==> flow/design.v <==
`timescale 1ns / 1ps
module mul_ctrl
#(  parameter 					r = 10163,
	parameter					G_DAT_DEP = 159,
	parameter                   G_ADDR_W = 8,
    parameter                   G_DAT_W = 64,
    parameter                   H_ADDR_W = 7,
    parameter                   H_DAT_W = 14,
    parameter					H_DAT_DEP = 71)
(
	input						clk,
	input 						rst_b,
	input 						start,
	output reg 					done,
	output reg [G_ADDR_W-1:0]	g_addra,
	output reg 					g_wea,
	output reg [G_DAT_W-1:0]	g_douta,
	input      [G_DAT_W-1:0]	g_dina, 
	output reg [G_ADDR_W-1:0]	g_addrb,
	output reg 					g_web,
	output reg [G_DAT_W-1:0]	g_doutb,
	input      [G_DAT_W-1:0]	g_dinb,
	output reg [H_ADDR_W-1:0]	h_addra,
	output reg 					h_wea,
	output reg [H_DAT_W-1:0]	h_douta,
	input      [H_DAT_W-1:0]	h_dina, 
	output reg [G_ADDR_W-1:0]	f_addra,
	output reg 					f_wea,
	output reg [G_DAT_W-1:0]	f_douta,
	input      [G_DAT_W-1:0]	f_dina
    );
wire [H_DAT_W-1:0] h_dina_inv;
wire [5:0] offset, offset2;
wire [G_DAT_W-7:0] base;
reg [3:0] cnt;
reg h_flag;
reg [5:0] offset_reg,offset_reg2;
reg [2*G_DAT_W-1:0] rotate;
reg g_rd_done;
reg ld_done;
reg rot_done;
reg [1:0] f_wr_done;
parameter 		INIT = 3'd0,  
				READ_H = 3'd1,  
				READ_G = 3'd2,  
				LOAD = 3'd3,  
				ROTATE = 3'd4,
				ADD = 3'd5,
				WRITE_F = 3'd6;
reg    [2:0]   state, next_state;
always @ (posedge clk)
	  if (!rst_b)            
			state <= INIT;        
	  else                  
			state <= next_state; 
always @(*) begin
    case (state)
        INIT: 
            if (start)
                next_state = READ_H;
            else
                next_state = INIT;  
        READ_H:
        	if (cnt == 2)
                next_state = READ_G;  
            else 
            	next_state = READ_H;          
        READ_G:
        	if (g_rd_done)
        		next_state = LOAD;
        	else 
        		next_state = READ_G;	
        LOAD:	
        	if (ld_done)
        		next_state = ROTATE;
        	else 
        		next_state = LOAD;
        ROTATE:
        	if (rot_done)
        		next_state = ADD;
        	else 
        		next_state = ROTATE;
        ADD:
        	next_state = WRITE_F;
        WRITE_F:
        	if (done)
        		next_state = INIT;
        	else if (h_flag)
        		next_state = READ_H;	
        	else 
        		next_state = ROTATE;
        default:
            next_state = INIT;        
    endcase
end
always @(posedge clk) begin
	case (state)
		INIT: begin
			done <= 0;
			g_rd_done <= 0;
			ld_done <= 0;
			rot_done <= 0;
			f_wr_done <= 0;
			h_flag <= 0;
			cnt <= 0;
			offset_reg <= 0;
			offset_reg2 <= 0;
			rotate <= {2*G_DAT_W{1'b0}};
			g_addra <= 0;
			g_wea <= 0;
			g_douta <= {G_DAT_W{1'b0}};
			g_addrb <= 0;
			g_web <= 0;
			g_doutb <= {G_DAT_W{1'b0}};	
			h_addra <= 0;
			h_wea <= 0;
			h_douta <= {H_DAT_W{1'b0}};
			f_addra <= 0;
			f_wea <= 0;
			f_douta <= {G_DAT_W{1'b0}};
		end
		READ_H: begin
			done <= 0;
			g_rd_done <= 0;
			ld_done <= 0;
			rot_done <= 0;
			f_wr_done <= 0;
			h_flag <= 0;
			if (cnt != 2)
				cnt <= cnt + 1;
			else 
				cnt <= 0;	
			offset_reg <= offset_reg;
			offset_reg2 <= offset_reg2;
			rotate <= {2*G_DAT_W{1'b0}};
			g_addra <= 0;
			g_wea <= 0;
			g_douta <= {G_DAT_W{1'b0}};
			g_addrb <= 0;
			g_web <= 0;
			g_doutb <= {G_DAT_W{1'b0}};	
			h_addra <= h_addra;
			h_wea <= 0;
			h_douta <= {H_DAT_W{1'b0}};
			f_addra <= 0;
			f_wea <= 0;
			f_douta <= {G_DAT_W{1'b0}};			
		end
		READ_G: begin
			done <= 0;
			rot_done <= 0;
			f_wr_done <= 0;
			h_flag <= 0;
			if (!g_rd_done)
				cnt <= cnt + 1'd1;
			else 
				cnt <= 0;	
			offset_reg <= offset;
			offset_reg2 <= offset;
			rotate <= {2*G_DAT_W{1'b0}};
			if (base == G_DAT_DEP - 2 && cnt == 0 && offset_reg > 50) begin  
				g_addra <= base;
				g_addrb <= base + 1'd1;
				g_rd_done <= 0;
				ld_done <= 0;
			end
			else if (base == G_DAT_DEP - 2 && cnt == 1 && offset_reg > 50) begin  
				g_addra <= base + 1'd1;
				g_addrb <= 0;
				g_rd_done <= 1;
				ld_done <= 0;
			end
			else  if (cnt == 0) begin
				g_addra <= base;
				g_addrb <= base == G_DAT_DEP - 1 ? 0 : base + 1'd1;
				g_rd_done <= 0;
				ld_done <= 0;
			end
			else begin
				g_addra <= base;
				g_addrb <= base == G_DAT_DEP - 1 ? 0 : base + 1'd1;
				g_rd_done <= 1;
				ld_done <= 0;
			end
			g_wea <= 0;
			g_douta <= {G_DAT_W{1'b0}};
			g_web <= 0;
			g_doutb <= {G_DAT_W{1'b0}};	
			h_addra <= h_addra;
			h_wea <= 0;
			h_douta <= {H_DAT_W{1'b0}};
			f_addra <= 0;
			f_wea <= 0;
			f_douta <= {G_DAT_W{1'b0}};			
		end
		LOAD: begin
			done <= 0;
			g_rd_done <= 0;
			rot_done <= 0;
			f_wr_done <= 0;
			h_flag <= 0;
			if (ld_done)
				offset_reg <= g_addra == 0 ? offset2 : offset;
			else 
				offset_reg <= offset_reg;	
			offset_reg2 <= offset_reg2;
			if (ld_done)
				cnt <= 0;
			else 
				cnt <= cnt + 1'b1;	
			if (base == G_DAT_DEP - 2 && cnt == 0 && offset_reg > 50) begin
				rotate <= {g_dina,g_dinb[G_DAT_W-1:G_DAT_W-51],13'd0};
				ld_done <= 1;
			end
			else if (base == G_DAT_DEP - 2 && cnt == 1 && offset_reg > 50) begin
				rotate <= {rotate[2*G_DAT_W-1:2*G_DAT_W-115],g_dinb[G_DAT_W-1:G_DAT_W-13]};
				ld_done <= 0;	
			end	
			else if (base == G_DAT_DEP - 1) begin
				rotate <= {g_dina[G_DAT_W-1:G_DAT_W-51],g_dinb,13'b0};
				ld_done <= 1;
			end
			else begin
				rotate <= {g_dina,g_dinb};
				ld_done <= 1;
			end
			if (cnt == 0) begin
				h_addra <= h_addra;	
				g_addra <= g_addra != G_DAT_DEP - 1 ? g_addra + 1'd1 : 0;
				g_addrb <= g_addrb != G_DAT_DEP - 1 ? g_addrb + 1'd1 : 0;
			end
			else begin
				h_addra <= h_addra;
				g_addra <= g_addra;
				g_addrb <= g_addrb;
			end
			g_wea <= 0;
			g_douta <= {G_DAT_W{1'b0}};
			g_web <= 0;
			g_doutb <= {G_DAT_W{1'b0}};	
			h_wea <= 0;
			h_douta <= {H_DAT_W{1'b0}};
			f_addra <= 0;
			f_wea <= 0;
			f_douta <= {G_DAT_W{1'b0}};
		end
		ROTATE: begin
			done <= 0;
			g_rd_done <= 0;
			ld_done <= 0;
			f_wr_done <= 0;
			h_flag <= h_flag;
			if (cnt == 5)
				cnt <= 0;
			else	
				cnt <= cnt + 1;
			if (cnt == 4)
				rot_done <= 1;
			else 
				rot_done <= 0;	
			if (cnt == 0 && offset_reg2[0])
				rotate <= {rotate[2*G_DAT_W-2:0],1'b0};
			else if (cnt == 1 && offset_reg2[1])
				rotate <= {rotate[2*G_DAT_W-3:0],2'b0};
			else if (cnt == 2 && offset_reg2[2])
				rotate <= {rotate[2*G_DAT_W-5:0],4'b0};
			else if (cnt == 3 && offset_reg2[3])
				rotate <= {rotate[2*G_DAT_W-9:0],8'b0};
			else if (cnt == 4 && offset_reg2[4])
				rotate <= {rotate[2*G_DAT_W-17:0],16'b0};
			else if (cnt == 5 && offset_reg2[5])
				rotate <= {rotate[2*G_DAT_W-33:0],32'b0};
			else 
				rotate <= rotate;	
			g_wea <= 0;
			g_douta <= {G_DAT_W{1'b0}};			
			g_web <= 0;
			g_doutb <= {G_DAT_W{1'b0}};	
			if (cnt == 2 && h_flag) begin  
				h_addra <= h_addra;
				g_addra <= base;
				g_addrb <= base + 1'd1 == G_DAT_DEP ? 0 : base + 1'd1;
				offset_reg <= offset; 
				offset_reg2 <= offset_reg2;
			end
			else if (cnt == 3 && base == G_DAT_DEP - 2 && offset_reg > 50 && h_flag) begin  
				h_addra <= h_addra;
				g_addra <= base + 1'b1;
				g_addrb <= 0;
				offset_reg <= offset_reg;
				offset_reg2 <= offset_reg2;
			end
			else if (cnt == 3 && g_addra == G_DAT_DEP - 2 && offset_reg > 50) begin  
				h_addra <= h_addra;
				g_addra <= G_DAT_DEP - 1;
				g_addrb <= 0;
				offset_reg <= offset_reg;
				offset_reg2 <= offset_reg2;
			end
			else begin
				h_addra <= h_addra;
				g_addra <= g_addra;
				g_addrb <= g_addrb;
				offset_reg <= offset_reg;
				offset_reg2 <= offset_reg2;
			end
			h_wea <= 0;
			h_douta <= {H_DAT_W{1'b0}};
			f_addra <= f_addra;
			f_wea <= 0;
			f_douta <= {G_DAT_W{1'b0}};	
		end
		ADD: begin
			if (h_addra == H_DAT_DEP-1'b1 && f_addra == G_DAT_DEP-1'b1) 
				done <= 1;
			else
				done <= 0;	
			g_rd_done <= 0;
			ld_done <= 0;
			rot_done <= 0;
			f_wr_done <= 0;	
			offset_reg <= offset_reg;
			offset_reg2 <= offset_reg2;
			cnt <= 0;
			if (g_addra == G_DAT_DEP-1 && offset_reg > 50)  
				rotate <= {g_dina,g_dinb[G_DAT_W-1:G_DAT_W-51],13'd0};
			else if (g_addra == G_DAT_DEP-1 && (offset_reg < 50 || offset_reg == 50))
				rotate <= {g_dina[G_DAT_W-1:G_DAT_W-51],g_dinb,13'd0};
			else 	
				rotate <= {g_dina,g_dinb};	
			g_addra <= g_addra;
			g_wea <= 0;
			g_douta <= {G_DAT_W{1'b0}};
			g_addrb <= g_addrb;
			g_web <= 0;
			g_doutb <= {G_DAT_W{1'b0}};	
			h_wea <= 0;
			h_douta <= {H_DAT_W{1'b0}};
			if (f_addra == G_DAT_DEP-1) begin
				h_addra <= h_addra + 1;
				h_flag <= 1;  
			end				
			else begin
				h_addra <= h_addra;	
				h_flag <= 0;
			end
			f_addra <= f_addra;
			f_wea <= 1;
			f_douta <= f_addra != G_DAT_DEP-1 ? f_dina ^ rotate[2*G_DAT_W-1:2*G_DAT_W-G_DAT_W] : {f_dina[G_DAT_W-1:G_DAT_W-51] ^ rotate[2*G_DAT_W-1:2*G_DAT_W-51],13'b0};
		end
		WRITE_F: begin	
			done <= 0;	
			g_rd_done <= 0;
			ld_done <= 0;
			rot_done <= 0;
			f_wr_done <= 0;
			if (g_addra == G_DAT_DEP-1) begin
				offset_reg <= offset2;	
				offset_reg2 <= offset_reg;			
			end
			else begin
				offset_reg <= offset_reg;
				offset_reg2 <= offset_reg;
			end	
			cnt <= 0;			
			if (g_addra == G_DAT_DEP-1 && offset_reg > 50) 
				rotate <= {rotate[2*G_DAT_W-1:2*G_DAT_W-115],g_dinb[G_DAT_W-1:G_DAT_W-13]};
			else 
				rotate <= rotate;	
			g_addra <= g_addra != G_DAT_DEP - 1 ? g_addra + 1'd1 : 0;
			g_wea <= 0;
			g_douta <= {G_DAT_W{1'b0}};
			g_addrb <= g_addrb != G_DAT_DEP - 1 ? g_addrb + 1'd1 : 0;
			g_web <= 0;
			g_doutb <= {G_DAT_W{1'b0}};	
			h_wea <= 0;
			h_addra <= h_addra;	
			h_douta <= {H_DAT_W{1'b0}};
			h_flag <= h_flag;
			if (f_addra != G_DAT_DEP-1)
				f_addra <= f_addra + 1'b1;
			else 
				f_addra <= 0;	
			f_wea <= 0;
			f_douta <= {G_DAT_W{1'b0}};	
		end
	endcase
end
assign h_dina_inv = h_dina == 0 ? 0 : r - h_dina;
assign base = h_dina_inv[H_DAT_W-1:6];
assign offset = h_dina_inv[5:0];
assign offset2 = offset > 50 ? offset-51 : offset+13; 
endmodule
`timescale 1ns / 1ps
module bike_mul
#(  parameter               G_ADDR_W = 8,
    parameter               G_DAT_W = 64,
    parameter               H_ADDR_W = 7,
    parameter               H_DAT_W = 14
    )
(
    input                   clk,
    input                   rst_b,
    input                   start,
    output reg              done,
    output reg [G_ADDR_W-1:0] g_addra,
    input      [G_DAT_W-1:0]  g_douta,
    output reg [G_ADDR_W-1:0] g_addrb,
    input      [G_DAT_W-1:0]  g_doutb,
    output reg [H_ADDR_W-1:0] h_addra,
    input      [H_DAT_W-1:0]  h_douta,
    output reg                f_wea,
    output reg [G_ADDR_W-1:0] f_addra,
    output reg [G_DAT_W-1:0]  f_dina,
    input      [G_DAT_W-1:0]  f_douta
    );
wire                    mul_done;
wire                    mul_g_wea, mul_g_web;
wire [G_ADDR_W-1:0]     mul_g_addra, mul_g_addrb;
wire [G_DAT_W-1:0]      mul_g_douta, mul_g_doutb;
wire                    mul_h_wea;
wire [H_ADDR_W-1:0]     mul_h_addra;
wire [H_DAT_W-1:0]      mul_h_douta;
wire                    mul_f_wea;
wire [G_ADDR_W-1:0]     mul_f_addra;
wire [G_DAT_W-1:0]      mul_f_douta;
mul_ctrl mul0_ctrl (
    .clk                    (clk),
    .rst_b                  (rst_b),
    .start                  (start),
    .done                   (mul_done),
    .g_addra                (mul_g_addra),
    .g_wea                  (mul_g_wea),
    .g_douta                (mul_g_douta),
    .g_dina                 (g_douta),
    .g_addrb                (mul_g_addrb),
    .g_web                  (mul_g_web),
    .g_doutb                (mul_g_doutb),
    .g_dinb                 (g_doutb),
    .h_addra                (mul_h_addra),
    .h_wea                  (mul_h_wea),
    .h_douta                (mul_h_douta),
    .h_dina                 (h_douta),
    .f_addra                (mul_f_addra),
    .f_wea                  (mul_f_wea),
    .f_douta                (mul_f_douta),
    .f_dina                 (f_douta)
    );
always @(posedge clk) begin
    if (!rst_b) begin
        done    <= 1'b0;
        g_addra <= 0;
        g_addrb <= 0;
        h_addra <= 0;
        f_wea   <= 1'b0;
        f_addra <= 0;
        f_dina  <= 0;
    end
    else begin
        done    <= mul_done;
        g_addra <= mul_g_addra;
        g_addrb <= mul_g_addrb;
        h_addra <= mul_h_addra;
        f_wea   <= mul_f_wea;
        f_addra <= mul_f_addra;
        f_dina  <= mul_f_douta;
    end
end
endmodule
Appendix: tool output

== Tool chain data of bike_mul ==
Tool output for the design above before and after an edit, in the order of the flow.
Lines under "unedited" count in the file above, lines under "edited" in the edited file.
"change": "edited" minus "unedited" as printed here.
Cell names lack the library's common part.
The mark - stands for no value.
Design
  top: bike_mul
  clock input: clk
  library: sky130hd
  timing corner: tt_025C_1v80

== The edit ==
Unified diff, file above to edited file.
The edited RTL no longer does the same as the RTL above: the edit was made by script, with no optimisation intended.
begin of diff
@@ -450,5 +450,4 @@
     if (!rst_b) begin
         done    <= 1'b0;
-        g_addra <= 0;
         g_addrb <= 0;
         h_addra <= 0;
@@ -459,5 +458,4 @@
     else begin
         done    <= mul_done;
-        g_addra <= mul_g_addra;
         g_addrb <= mul_g_addrb;
         h_addra <= mul_h_addra;
@@ -467,3 +465,4 @@
     end
 end
+always @(*) g_addra = mul_g_addra;
 endmodule
end of diff

== After elaboration ==
Yosys after proc, flatten, opt, wreduce and memory -nomap, before mapping. Memory bits, and registers merged into a memory's read port (data or address), are not among the register bits. Print and check cells are not counted.
Word-level totals
  flip-flop bits (word level): unedited 345, edited 337, change -8
  input port bits: unedited 209, edited 209, change 0
  output and inout bits: unedited 97, edited 97, change 0
  elaborated cells: unedited 194, edited 193, change -1
Cells by class
  $add $sub $neg: unedited 10, edited 10, change 0
  magnitude comparators: unedited 3, edited 3, change 0
  eq/ne operators: unedited 32, edited 32, change 0
  mux-type cells: unedited 72, edited 72, change 0
  bitwise gates (word level): unedited 3, edited 3, change 0
  reduce/logical cells: unedited 50, edited 50, change 0
Operator kinds equal on both sides are left out: 67.

== Logic depth ==
Depth = most cells in a row (Yosys ltp): at word level without a register or memory, in the mapped netlist without a sequential cell, where the memories' decode and read muxes count.
Depth
  word-level depth: unedited 9, edited 9, change 0
  ABC_AREA: unedited 0, edited 0
  depth in mapped cells: unedited 16, edited 17, change +1
  mapped depth without buffers: unedited 12, edited 14, change +2

== After synthesis ==
The flow's flattened synthesis, as Yosys stat reports it; memories are mapped. The netlist is that of the ABC_AREA named above (0 if unset); the other value can give another one.
Cell types
  nand2_1: unedited 402, edited 115, change -287
  a21oi_1: unedited 184, edited 339, change +155
  nand3_1: unedited 204, edited 60, change -144
  a211oi_1: unedited 2, edited 87, change +85
  o211ai_1: unedited 99, edited 17, change -82
  nor2_1: unedited 141, edited 215, change +74
  mux2i_1: unedited 28, edited 101, change +73
  o2111ai_1: unedited 52, edited 0, change -52
  o2bb2ai_1: unedited 0, edited 52, change +52
  o21ai_1: unedited 2, edited 42, change +40
  and2_1: unedited 105, edited 93, change -12
  nor3_1: unedited 19, edited 7, change -12
  a22oi_1: unedited 16, edited 5, change -11
  o311ai_0: unedited 7, edited 18, change +11
  o21ai_0: unedited 163, edited 153, change -10
  buf_1: unedited 19, edited 9, change -10
  o22ai_1: unedited 13, edited 23, change +10
  o221ai_1: unedited 12, edited 3, change -9
Cell types equal on both sides are left out: 10.
Not every row of either side is listed.
Synthesis totals
  cell count: unedited 2468, edited 2317, change -151
  mapped area (µm²): unedited 21608.2, edited 21284.2, change -324.0
  sequential part of the area (µm²): unedited 9439.1, edited 9278.9, change -160.2
  flip-flops: unedited 349, edited 341, change -8
  buffers: unedited 250, edited 239, change -11
The figures by module come from a second, unflattened synthesis with its own total; it is not the netlist above.
Unflattened totals
  cells (unflattened synthesis): unedited 2386, edited 2369, change -17
  area total of the unflattened synthesis (µm²): unedited 22650.5, edited 22419.0, change -231.5
Each row is one instance without its submodules.
Modules, unedited
  mul_ctrl: instances 1, cells 2182, area 20026.7 µm², sequential area 7497.2 µm²
  bike_mul: instances 1, cells 204, area 2623.8 µm², sequential area 1941.9 µm²
Modules, edited
  mul_ctrl: instances 1, cells 2182, area 20026.7 µm², sequential area 7497.2 µm²
  bike_mul: instances 1, cells 187, area 2392.3 µm², sequential area 1781.7 µm²

== Worst setup path after synthesis ==
OpenSTA on the mapped netlist: ideal clock, no wires. The path of least setup slack (recovery checks aside). Input and output delay are each 20% of the period. Register names are those of the netlist, which keeps one name where synthesis merged equal registers.
Timing post-synthesis
  path kind: unedited input port to flip-flop, edited input port to flip-flop
  start point: unedited in h_douta[2], edited in h_douta[2]
  end point: unedited reg mul0_ctrl.rotate[100], edited reg mul0_ctrl.rotate[100]
  clock period (ns): unedited 8.0, edited 8.0, change 0.0
  external input delay (ns): unedited 1.600, edited 1.600, change 0.000
  library setup time (ns): unedited 0.658, edited 0.590, change -0.068
  launch time at the first pin (ns): unedited 1.600, edited 1.600, change 0.000
  data arrival time (ns): unedited 9.655, edited 8.580, change -1.075
  data required time (ns): unedited 7.342, edited 7.410, change +0.068
  path slack (ns): unedited -2.313, edited -1.170, change +1.143
  delay of the path (ns): unedited 8.713, edited 7.570, change -1.143
  stages: unedited 11, edited 12, change +1
  buffers on the path: unedited 3, edited 3, change 0
  period reached after synthesis (ns): unedited 10.313, edited 9.17, change -1.143
"delay of the path" is the arrival time less input delay plus setup time.
"stages" counts driving pins, that of a launching flip-flop among them; a cell with two outputs on the path counts twice.
"period reached after synthesis" is the clock period less the worst setup slack; recovery checks do not enter. This is arithmetic on one report: input and output delays are still those of the set period (20% each).
The rows between start and end are the longest chain of elaborated cells between them; the timing report does not say that the signal goes this way. Where chains are equally long, one stands for them.
A line is the first line of the expression or statement that the cell stems from. Yosys adds cells for indexed reads and writes and turns some case tables into memories.
A register here has more assigning lines than the two given.
unedited: The path ends at the enable pin of a flip-flop; only ways to that pin are counted.
Between the ends, post-synthesis, unedited
  cells stage by stage: buf_6 > inv_1 > ha_1 > buf_2 > nor4b_1 > nand4_1 > nand3_1 > a21o_2 > nor3_1 > buf_2 > a31oi_1
  length of the longest elaborated chain: 7
  elaborated cells between the ends (all ways): 10
  classes of those cells: add/sub: 1; eq/ne: 2; mux: 1; reduce/logical: 6
Ends and longest elaborated chain, post-synthesis, unedited
  from (decl): RTL line 411  | input      [H_DAT_W-1:0]  h_douta,
  14-bit subtractor: RTL line 389  | assign h_dina_inv = h_dina == 0 ? 0 : r - h_dina;
  14-bit 2-to-1 mux: RTL line 389
  8-bit == test: RTL line 215  | else if (base == G_DAT_DEP - 2 && cnt == 1 && offset_reg > 50) begin
  1-bit logical AND (2 in a row): RTL line 215
  3-bit by 2-bit != test with 1-bit output
  4-bit AND reduction
  to (assign): RTL line 212  | rotate <= {g_dina,g_dinb[G_DAT_W-1:G_DAT_W-51],13'd0};
  to (assign): RTL line 216  | rotate <= {rotate[2*G_DAT_W-1:2*G_DAT_W-115],g_dinb[G_DAT_W-1:G_DAT_W-13]};
  to (decl): RTL line 38  | reg [2*G_DAT_W-1:0] rotate;
edited: The path ends at the enable pin of a flip-flop; only ways to that pin are counted.
Between the ends, post-synthesis, edited
  cells stage by stage: buf_6 > inv_1 > ha_1 > buf_2 > or4bb_1 > nor4_2 > a2111o_1 > o2bb2ai_2 > nor4_2 > a21o_1 > buf_2 > nor2_1
  length of the longest elaborated chain: 7
  elaborated cells between the ends (all ways): 10
  classes of those cells: add/sub: 1; eq/ne: 2; mux: 1; reduce/logical: 6
Ends and longest elaborated chain, post-synthesis, edited
  from (decl): RTL line 411  | input      [H_DAT_W-1:0]  h_douta,
  14-bit subtractor: RTL line 389  | assign h_dina_inv = h_dina == 0 ? 0 : r - h_dina;
  14-bit 2-to-1 mux: RTL line 389
  8-bit == test: RTL line 215  | else if (base == G_DAT_DEP - 2 && cnt == 1 && offset_reg > 50) begin
  1-bit logical AND (2 in a row): RTL line 215
  3-bit by 2-bit != test with 1-bit output
  4-bit AND reduction
  to (assign): RTL line 212  | rotate <= {g_dina,g_dinb[G_DAT_W-1:G_DAT_W-51],13'd0};
  to (assign): RTL line 216  | rotate <= {rotate[2*G_DAT_W-1:2*G_DAT_W-115],g_dinb[G_DAT_W-1:G_DAT_W-13]};
  to (decl): RTL line 38  | reg [2*G_DAT_W-1:0] rotate;

== Worst path after layout ==
Path of least setup slack in the final report of the runs of set A (OpenROAD, finished layout, wires in). Where an end is a register, its clock arrival counts in the times.
Timing post-layout
  path kind: unedited input port to flip-flop, edited input port to flip-flop
  start point: unedited in h_douta[2], edited in h_douta[2]
  end point: unedited reg mul0_ctrl.rotate[43], edited reg mul0_ctrl.g_addra[2]
  clock period (ns): unedited 6.37, edited 6.37, change 0.00
  external input delay (ns): unedited 1.27, edited 1.27, change 0.00
  library setup time (ns): unedited 0.26, edited 0.28, change +0.02
  launch time at the first pin (ns): unedited 1.27, edited 1.27, change 0.00
  data arrival time (ns): unedited 5.28, edited 5.60, change +0.32
  data required time (ns): unedited 6.68, edited 6.65, change -0.03
  path slack (ns): unedited 1.40, edited 1.05, change -0.35
  stages: unedited 14, edited 14, change 0
  buffers on the path: unedited 2, edited 1, change -1
The rows between start and end are the longest chain of elaborated cells between them; the timing report does not say that the signal goes this way. Where chains are equally long, one stands for them.
A register here has more assigning lines than the two given.
unedited: Ways into the end's enable are left out, as the timed path ends at the data pin.
Between the ends, post-layout, unedited
  cells stage by stage: clkdlybuf4s50_1 > inv_1 > ha_1 > nor4b_1 > nand4_1 > o21a_1 > inv_1 > ha_1 > nand4_1 > a211o_1 > o21a_2 > buf_4 > a222oi_1 > nand3_1
  length of the longest elaborated chain: 8
  elaborated cells between the ends (all ways): 13
  classes of those cells: add/sub: 1; eq/ne: 2; mux: 5; reduce/logical: 5
Ends and longest elaborated chain, post-layout, unedited
  from (decl): RTL line 411  | input      [H_DAT_W-1:0]  h_douta,
  14-bit subtractor: RTL line 389  | assign h_dina_inv = h_dina == 0 ? 0 : r - h_dina;
  14-bit 2-to-1 mux: RTL line 389
  8-bit == test: RTL line 215  | else if (base == G_DAT_DEP - 2 && cnt == 1 && offset_reg > 50) begin
  1-bit logical AND (2 in a row): RTL line 215
  128-bit 2-to-1 mux: RTL line 215
  128-bit 2-to-1 mux: RTL line 211  | if (base == G_DAT_DEP - 2 && cnt == 0 && offset_reg > 50) begin
  128-bit case mux with 5-bit select: RTL line 97  | case (state)
  to (assign): RTL line 212  | rotate <= {g_dina,g_dinb[G_DAT_W-1:G_DAT_W-51],13'd0};
  to (assign): RTL line 216  | rotate <= {rotate[2*G_DAT_W-1:2*G_DAT_W-115],g_dinb[G_DAT_W-1:G_DAT_W-13]};
  to (decl): RTL line 38  | reg [2*G_DAT_W-1:0] rotate;
edited: Ways into the end's enable are left out, as the timed path ends at the data pin.
Between the ends, post-layout, edited
  cells stage by stage: clkdlybuf4s50_1 > inv_1 > ha_1 > or4bb_1 > nor4_2 > nand2_1 > and2_1 > inv_1 > ha_1 > nand2_1 > or4_1 > or3b_1 > a21oi_1 > o22ai_1
  length of the longest elaborated chain: 9
  elaborated cells between the ends (all ways): 17
  classes of those cells: add/sub: 2; eq/ne: 1; mux: 6; reduce/logical: 8
Ends and longest elaborated chain, post-layout, edited
  from (decl): RTL line 411  | input      [H_DAT_W-1:0]  h_douta,
  14-bit subtractor: RTL line 389  | assign h_dina_inv = h_dina == 0 ? 0 : r - h_dina;
  14-bit 2-to-1 mux: RTL line 389
  8-bit == test: RTL line 286  | else if (cnt == 3 && base == G_DAT_DEP - 2 && offset_reg > 50 && h_flag) begin
  1-bit logical AND (3 in a row): RTL line 286
  8-bit 2-to-1 mux: RTL line 286
  8-bit 2-to-1 mux: RTL line 279  | if (cnt == 2 && h_flag) begin
  8-bit case mux with 5-bit select: RTL line 97  | case (state)
  to (assign): RTL line 162  | g_addra <= base;
  to (assign): RTL line 168  | g_addra <= base + 1'd1;
  to (decl): RTL line 15  | output reg [G_ADDR_W-1:0] g_addra,

== Measured runs ==
Runs of the flow (Yosys, OpenROAD) on both versions; the two runs of a pair have the same settings. The constraints put input and output delay at 20% of the set period each and load the outputs with 0.01 pF.
Flow settings, set A
  CORE_UTILIZATION: 40
  PLACE_DENSITY: 0.6
  period_ns: 6.37
  CAP_MARGIN: 20
  CORE_MARGIN: 2
  SLEW_MARGIN: 20
Results, set A
  synthesized cell area (µm²): unedited 21608.2, edited 21284.2, change -324.0
  die size (µm²): unedited 55896.8, edited 55072.4, change -824.4
  standard-cell area of the final layout (µm²): unedited 26246.4, edited 25837.3, change -409.1
  worst setup slack after layout (ns): unedited 1.402, edited 1.052, change -0.350
  setup total negative slack (ns): unedited 0.000, edited 0.000, change 0.000
  power (W): unedited 0.006463, edited 0.00645, change -0.000013
Flow settings, set B
  ABC_AREA: 0
  CORE_ASPECT_RATIO: 0.86
  CORE_MARGIN: 8
  CORE_UTILIZATION: 32
  MAX_ROUTING_LAYER: met4
  SLEW_MARGIN: 30
  TNS_END_PERCENT: 80
  period_ns: 4.35
  CAP_MARGIN: 20
Results, set B
  synthesized cell area (µm²): unedited 21608.2, edited 21284.2, change -324.0
  die size (µm²): unedited 76120.0, edited 75044.0, change -1076.0
  standard-cell area of the final layout (µm²): unedited 26949.6, edited 26775.7, change -173.9
  worst setup slack after layout (ns): unedited 0.356, edited 0.267, change -0.089
  setup total negative slack (ns): unedited 0.000, edited 0.000, change 0.000
  power (W): unedited 0.009594, edited 0.009633, change +0.000039
"power": no workload was simulated; the value follows from the tool's default switching activity.
